==> flow/design.v <==
module master (
	input wire clk,
	input wire rst_n,
	input wire [4:0] paddr,
	input wire [31:0] pwdata,
	input wire pwrite_in,
	input wire pready,
	output reg psel,
	output reg penable,
	output reg pwrite,
	output reg [4:0] paddr_out,
	output reg [31:0] pwdata_out
);
reg [1:0] state, next_state;
localparam IDLE = 2'b00;
localparam SETUP = 2'b01;
localparam ACCESS = 2'b10;
localparam WAIT = 2'b11;
always @(posedge clk or negedge rst_n) begin
	if(!rst_n) begin
		state <= IDLE;
	end else begin
		state <= next_state;
	end
end
always @(*) begin
	case (state)
		IDLE: begin
			next_state <=  SETUP; 
		end
		SETUP: begin
			next_state <= ACCESS;
		end
		ACCESS: begin
			next_state <= (pready) ? IDLE : WAIT;
		end
		WAIT: begin
			next_state <= (pready) ? IDLE : WAIT;
		end
	endcase
end
always @(posedge clk or negedge rst_n) begin
	if(!rst_n) begin
		psel <= 1'b0;
		penable <= 1'b0;
		pwrite <= 1'b0;
		paddr_out = 5'h00;
		pwdata_out = 32'h00000000;
	end else begin
		case (state) 
			IDLE: begin
				psel <= 1'b0;
				penable <= 1'b0;
				pwrite <= 1'b0;
			end
			SETUP: begin
				psel <= 1'b1;
				pwrite <= pwrite_in;
			end
			ACCESS: begin
				penable <= 1'b1;
				if(!pready) begin
					paddr_out <= paddr;
					pwdata_out <= pwdata;
				end 
			end
			WAIT: begin	
				if(!pready) begin
					paddr_out <= paddr;
					pwdata_out <= pwdata;
				end
			end
		endcase
	end
end	
endmodule
module slave (
	input wire clk,
	input wire rst_n,
	input wire psel,
	input wire penable,
	input wire pwrite,
	input wire [4:0] paddr,
	input wire [31:0] pwdata,
	output reg pready,
	output reg [31:0] data
);
reg [1:0] state, next_state;
reg [31:0] memory[31:0];
integer i;
reg [2:0] slave_time;
localparam IDLE = 2'b00;
localparam SETUP = 2'b01;
localparam ACCESS = 2'b10;
always @(posedge clk or negedge rst_n) begin
	if(!rst_n) begin
		state <= IDLE;
	end else begin
		state <= next_state;
	end
end
always @(*) begin
	case (state) 
		IDLE: next_state <= (psel) ? SETUP : IDLE; 
		SETUP: next_state <= (psel && penable) ? ACCESS : SETUP;
		ACCESS: next_state <= IDLE;
		default: next_state <= IDLE;
	endcase
end
always @(posedge clk or negedge rst_n) begin
	if(!rst_n) begin
		pready <= 1'b0;
		data <= 32'h00000000;
		for(i = 0; i < 32; i = i + 1) begin
			memory[i] <= 32'h00000000;
		end
		slave_time <= 3'b000;
	end else begin
		if(state == ACCESS) begin
			if(slave_time == 3'b100) begin
				if(pwrite) begin
					memory[paddr] <= pwdata;
					pready <= 1'b1;
					data <= 32'h00000000;
				end else begin
					data <= memory[paddr];
					pready <= 1'b1;
				end
				slave_time <= 3'b000;
			end else begin
				slave_time <= slave_time + 1'b1;
			end
		end else begin
			pready <= 1'b0;
		end
	end
end
endmodule
module top(
	input wire clk,
	input wire rst_n,
	input wire [4:0] paddr,
	input wire [31:0] pwdata,
	input wire pwrite_in,
	output reg [31:0] data,
	output reg pready
);
wire psel, penable, pwrite, pready_internal;
wire [4:0] paddr_internal;
wire [31:0] pwdata_internal, data_out;
master ic1 (
	.clk(clk),
	.rst_n(rst_n),
	.paddr(paddr),
	.pwdata(pwdata),
	.pwrite_in(pwrite_in),
	.pready(pready_internal),
	.psel(psel),
	.penable(penable),
	.pwrite(pwrite),
	.paddr_out(paddr_internal),
	.pwdata_out(pwdata_internal)
);
slave ic2 (
	.clk(clk),
	.rst_n(rst_n),
	.psel(psel),
	.penable(penable),
	.pwrite(pwrite),
	.paddr(paddr_internal),
	.pwdata(pwdata_internal),
	.pready(pready_internal),
	.data(data_out)
);
always @(*) begin
	pready <= pready_internal;
	data <= data_out;
end
endmodule
# From RTL to reports: top
# Module top before and after one edit of its RTL, step after step.
# "orig" refers to lines of the RTL above, "edited" to lines of the edited file.
# "change" is "edited" less "orig", of the values as shown.
# Operators: Yosys type, input widths -> output width; for muxes data width and select width s.
# Library cell names are shortened.
design:
  design: "top"
  clock: "clk"
  cell_library: "sky130hd"
  corner: "tt_025C_1v80"

# The edit
# Unified diff, file above to edited file.
# This change comes from a script, not from a designer. The edited design behaves differently; no optimisation was intended.
# begin of diff
@@ -149,17 +149,9 @@
 wire [4:0] paddr_internal;
 wire [31:0] pwdata_internal, data_out;
-master ic1 (
-	.clk(clk),
-	.rst_n(rst_n),
-	.paddr(paddr),
-	.pwdata(pwdata),
-	.pwrite_in(pwrite_in),
-	.pready(pready_internal),
-	.psel(psel),
-	.penable(penable),
-	.pwrite(pwrite),
-	.paddr_out(paddr_internal),
-	.pwdata_out(pwdata_internal)
-);
+assign psel = pwrite_in;
+assign penable = pwrite_in;
+assign pwrite = pwrite_in;
+assign paddr_internal = paddr;
+assign pwdata_internal = pwdata;
 slave ic2 (
 	.clk(clk),
# end of diff

# Word level
# Source: Yosys, flattened and elaborated. Widths are those after wreduce. Registers that Yosys merges into a memory's read port (data or address) are not register bits. Print and check cells do not count.
bits:
  columns: ["item", "orig", "edited", "change"]
  rows:
  - ["inputBits", 40, 40, 0]
  - ["word_cells", 141, 115, -26]
  - ["register_bits", 1104, 1062, -42]
op_classes:
  columns: ["item", "orig", "edited", "change"]
  rows:
  - ["n_eq", 39, 35, -4]
  - ["addsub", 1, 1, 0]
  - ["muxes", 17, 8, -9]
  - ["n_reduce_logical", 42, 35, -7]
op_table:
  columns: ["cell", "orig", "edited", "change"]
  rows:
  - ["$pmux 1 s2", 3, 0, -3]
  - ["$reduce_bool 2->1", 3, 0, -3]
  - ["$eq 2x2->1 const B", 3, 1, -2]
  - ["$mux 32", 3, 1, -2]
  - ["$mux 5", 2, 0, -2]
  - ["$eq 2x1->1 const B", 2, 1, -1]
  - ["$logic_not 2->1", 2, 1, -1]
  - ["$mux 2", 2, 1, -1]
  - ["$ne 2x2->1 const B", 2, 1, -1]
  - ["$reduce_and 2->1", 2, 1, -1]
  - ["$logic_and 1x1->1", 1, 0, -1]
  - ["$pmux 2 s3", 1, 0, -1]
  - ["$reduce_or 2->1", 1, 0, -1]
# Unchanged operator kinds not shown: 13.

# Logic depth
# Longest topological path by Yosys (ltp), each cell counted once; first at word level (registers and memories cut), then after technology mapping (sequential cells cut; the memories' decode and read muxes count).
logic_depth:
  columns: ["item", "orig", "edited", "change"]
  rows:
  - ["ltp_word", 4, 3, -1]
  - ["abc_area", "0", "0", null]
  - ["mapped_depth", 10, 11, 1]

# After synthesis
# Yosys stat after the flow's synthesis: flattened, memories mapped to cells. It holds for the ABC_AREA given above (unset counts as 0); a run with the other value may have another netlist.
types:
  columns: ["cell_type", "orig", "edited", "change"]
  rows:
  - ["nand2_1", 197, 87, -110]
  - ["and3_1", 159, 74, -85]
  - ["mux2i_1", 9, 61, 52]
  - ["dfrtp_1", 1105, 1062, -43]
  - ["mux2_2", 960, 993, 33]
  - ["a221oi_1", 45, 14, -31]
  - ["nor3_1", 13, 44, 31]
  - ["nand3_1", 73, 43, -30]
  - ["a22oi_1", 263, 292, 29]
  - ["clkbuf_1", 178, 153, -25]
  - ["nor2_1", 29, 54, 25]
  - ["mux2_1", 60, 38, -22]
  - ["nand3b_1", 27, 6, -21]
  - ["nor3_2", 28, 13, -15]
  - ["a2111oi_0", 45, 32, -13]
  - ["a22o_1", 17, 28, 11]
  - ["nor4_1", 31, 23, -8]
  - ["o22ai_1", 15, 7, -8]
# Unchanged cell types not shown: 9.
# Not every row of either side is listed.
mapped:
  columns: ["item", "orig", "edited", "change"]
  rows:
  - ["ff_cells", 1107, 1063, -44]
  - ["sequential_area_um2", 27704.1, 26601.8, -1102.3]
  - ["cell_count", 3697, 3518, -179]
  - ["synth_area_um2", 48607.9, 47058.9, -1549.0]
# The figures by module come from a second, unflattened synthesis with its own total; it is not the netlist above.
hier_totals:
  columns: ["item", "orig", "edited", "change"]
  rows:
  - ["hier_cells", 3566, 3473, -93]
  - ["hier_area_um2", 48781.8, 47091.4, -1690.4]
# Each row is one instance without its submodules.
modules_orig:
  columns: ["module", "area_um2", "instances", "cells", "seq_area_um2"]
  rows:
  - ["slave", 47091.4, 1, 3473, 26601.8]
  - ["master", 1690.4, 1, 93, 1102.3]
  - ["top", 0.0, 1, 0, 0.0]
modules_edited:
  columns: ["module", "area_um2", "instances", "cells", "seq_area_um2"]
  rows:
  - ["slave", 47091.4, 1, 3473, 26601.8]
  - ["top", 0.0, 1, 0, 0.0]

# Path before layout
# OpenSTA on the mapped netlist: ideal clock, no wires. The path of least setup slack (recovery checks aside). Input and output delay are each 20% of the period. Register names are those of the netlist, which keeps one name where synthesis merged equal registers.
synth_path:
  columns: ["item", "orig", "edited", "change"]
  rows:
  - ["path_kind", "register -> register", "input -> register", null]
  - ["startpoint", "register ic2.slave_time[0]", "input port paddr[2]", null]
  - ["endpoint", "register ic2.memory[6][10]", "register ic2.memory[20][10]", null]
  - ["required_time_ns", 4.875, 4.875, 0.000]
  - ["setup_time_ns", 0.125, 0.125, 0.000]
  - ["setup_slack_ns", 2.831, 2.228, -0.603]
  - ["period_ns", 5.0, 5.0, 0.0]
  - ["stages", 8, 7, -1]
  - ["launch_ns", 0.000, 1.000, 1.000]
  - ["path_delay_ns", 2.170, 1.772, -0.398]
  - ["input_delay_ns", null, 1.000, null]
  - ["arrival_time_ns", 2.045, 2.647, 0.602]
  - ["synth_period_reached_ns", 2.169, 2.772, 0.603]
# "path_delay_ns" = arrival - input delay + setup time.
# "stages": output pins that drive a net of the path, with the launching flip-flop's if there is one; two outputs of one cell count as two.
# "synth_period_reached_ns" = period - worst setup slack (recovery checks aside). The figure is calculated, with input and output delays left at 20% of the set period.
# Between the ends stands the longest chain of elaborated cells between them, by number of cells; it is not shown to be the way that was timed. Of several equally long chains one is given.
# Each line given opens the expression or statement behind the cell; cells for indexed reads and writes are added by Yosys, which also makes memories of some case tables.
# At most two assigning lines are given for a register; there are more.
synth_via_orig:
  path_cell_list: "dfrtp_1 > inv_1 > ha_1 > nand4_1 > buf_2 > nor3_2 > buf_2 > mux2_2"
  elab_chain_cells: 2
synth_lines_orig:
  columns: ["item", "line", "text"]
  rows:
  - ["from (decl)", 91, "reg [2:0] slave_time;"]
  - ["from (assign)", 117, "slave_time <= 3'b000;"]
  - ["from (assign)", 131, "slave_time <= slave_time + 1'b1;"]
  - ["$eq 3x3->1", 120, "if(slave_time == 3'b100) begin"]
  - ["$reduce_and 4->1", null, null]
  - ["to (assign)", 115, "memory[i] <= 32'h00000000;"]
  - ["to (assign)", 122, "memory[paddr] <= pwdata;"]
  - ["to (decl)", 89, "reg [31:0] memory[31:0];"]
synth_via_edited:
  path_cell_list: "buf_2 > buf_2 > buf_2 > nand3b_1 > nor3_2 > buf_4 > mux2_2"
  elab_chain_cells: 2
synth_lines_edited:
  columns: ["item", "line", "text"]
  rows:
  - ["from (decl)", 142, "input wire [4:0] paddr,"]
  - ["$eq 5x5->1", 122, "memory[paddr] <= pwdata;"]
  - ["$reduce_and 4->1", null, null]
  - ["to (assign)", 115, "memory[i] <= 32'h00000000;"]
  - ["to (assign)", 122, null]
  - ["to (decl)", 89, "reg [31:0] memory[31:0];"]

# Timing after layout
# Path of least setup slack in the final report of each run of set A (OpenROAD, finished layout, wires in). Where an end is a register, its clock arrival counts in the times.
layout_path:
  columns: ["item", "orig", "edited", "change"]
  rows:
  - ["path_kind", "register -> register", "input -> register", null]
  - ["startpoint", "register ic1.paddr_out[0]", "input port paddr[3]", null]
  - ["endpoint", "register ic2.data[27]", "register ic2.memory[29][7]", null]
  - ["launch_ns", 0.72, 1.00, 0.28]
  - ["arrival_time_ns", 4.38, 4.18, -0.20]
  - ["required_time_ns", 5.60, 5.58, -0.02]
  - ["setup_time_ns", 0.11, 0.12, 0.01]
  - ["period_ns", 5.0, 5.0, 0.0]
  - ["setup_slack_ns", 1.22, 1.40, 0.18]
  - ["input_delay_ns", null, 1.00, null]
  - ["stages", 7, 6, -1]
# Between the ends stands the longest chain of elaborated cells between them, by number of cells; it is not shown to be the way that was timed. Of several equally long chains one is given.
# At most two assigning lines are given for a register; there are more.
layout_via_orig:
  path_cell_list: "dfrtp_2 > or3b_1 > nor2_4 > a2111oi_0 > nand4_1 > nor3_1 > o21ai_1"
  elab_chain_cells: 3
layout_lines_orig:
  columns: ["item", "line", "text"]
  rows:
  - ["from (decl)", 11, "output reg [4:0] paddr_out,"]
  - ["from (assign)", 63, "paddr_out <= paddr;"]
  - ["from (assign)", 69, "paddr_out <= paddr;"]
  - ["$eq 5x5->1", 126, "data <= memory[paddr];"]
  - ["$pmux 32 s32", 126, null]
  - ["$mux 32", 121, "if(pwrite) begin"]
  - ["to (assign)", 124, "data <= 32'h00000000;"]
  - ["to (assign)", 126, null]
  - ["to (decl)", 86, "output reg [31:0] data"]
layout_via_edited:
  path_cell_list: "buf_4 > nor2b_2 > nand2_1 > nor3_2 > buf_4 > mux2_2"
  elab_chain_cells: 2
layout_lines_edited:
  columns: ["item", "line", "text"]
  rows:
  - ["from (decl)", 142, "input wire [4:0] paddr,"]
  - ["$eq 5x5->1", 122, "memory[paddr] <= pwdata;"]
  - ["$reduce_and 4->1", null, null]
  - ["to (assign)", 115, "memory[i] <= 32'h00000000;"]
  - ["to (assign)", 122, null]
  - ["to (decl)", 89, "reg [31:0] memory[31:0];"]

# Flow runs
# Both versions went through the flow (Yosys, OpenROAD) with the same settings in each pair. Constraints: input delay and output delay 20% of the set period each, output load 0.01 pF.
flow_settings_set_A:
  CORE_UTILIZATION: 40
  PLACE_DENSITY: 0.6
  period_ns: 5.0
  CAP_MARGIN: 20
  CORE_MARGIN: 2
  SLEW_MARGIN: 20
measured_set_A:
  columns: ["item", "orig", "edited", "change"]
  rows:
  - ["power.total_w", 0.017862, 0.018448, 0.000586]
  - ["achieved_period_ns", 3.784, 3.602, -0.182]
  - ["yosys_chip_area_um2", 48607.9, 47058.9, -1549.0]
  - ["finalCellArea_um2", 55390.6, 54262.0, -1128.6]
  - ["util_pct", 46.0, 46.6, 0.6]
  - ["timing.setup.tns_ns", 0.000, 0.000, 0.000]
  - ["final_setup_ws_ns", 1.216, 1.398, 0.182]
  - ["die_footprint_um2", 124323.0, 120406.0, -3917.0]
flow_settings_set_B:
  ABC_AREA: 0
  CAP_MARGIN: 20
  CORE_ASPECT_RATIO: 1.6
  CORE_MARGIN: 8
  CORE_UTILIZATION: 52
  GPL_ROUTABILITY_DRIVEN: 1
  PLACE_DENSITY: 0.58
  period_ns: 3.16
  SLEW_MARGIN: 20
measured_set_B:
  columns: ["item", "orig", "edited", "change"]
  rows:
  - ["power.total_w", 0.02803, 0.027722, -0.000308]
  - ["ws_hold_ns", 0.403, 0.487, 0.084]
  - ["achieved_period_ns", 3.036, 2.913, -0.123]
  - ["yosys_chip_area_um2", 48607.9, 47058.9, -1549.0]
  - ["finalCellArea_um2", 55979.9, 55261.8, -718.1]
  - ["util_pct", 60.1, 61.6, 1.5]
  - ["timing.setup.tns_ns", 0.000, 0.000, 0.000]
  - ["final_setup_ws_ns", 0.124, 0.247, 0.123]
  - ["die_footprint_um2", 103789.0, 100647.0, -3142.0]
# By "achieved_period_ns" is meant the clock period of the run minus its worst setup slack. This is arithmetic on one report: input and output delays are still those of the set period (20% each).
# By "power.total_w" is meant OpenSTA's value without simulated activity: inputs other than the clock are taken to toggle once in ten clock periods, and the tool carries that through the logic.
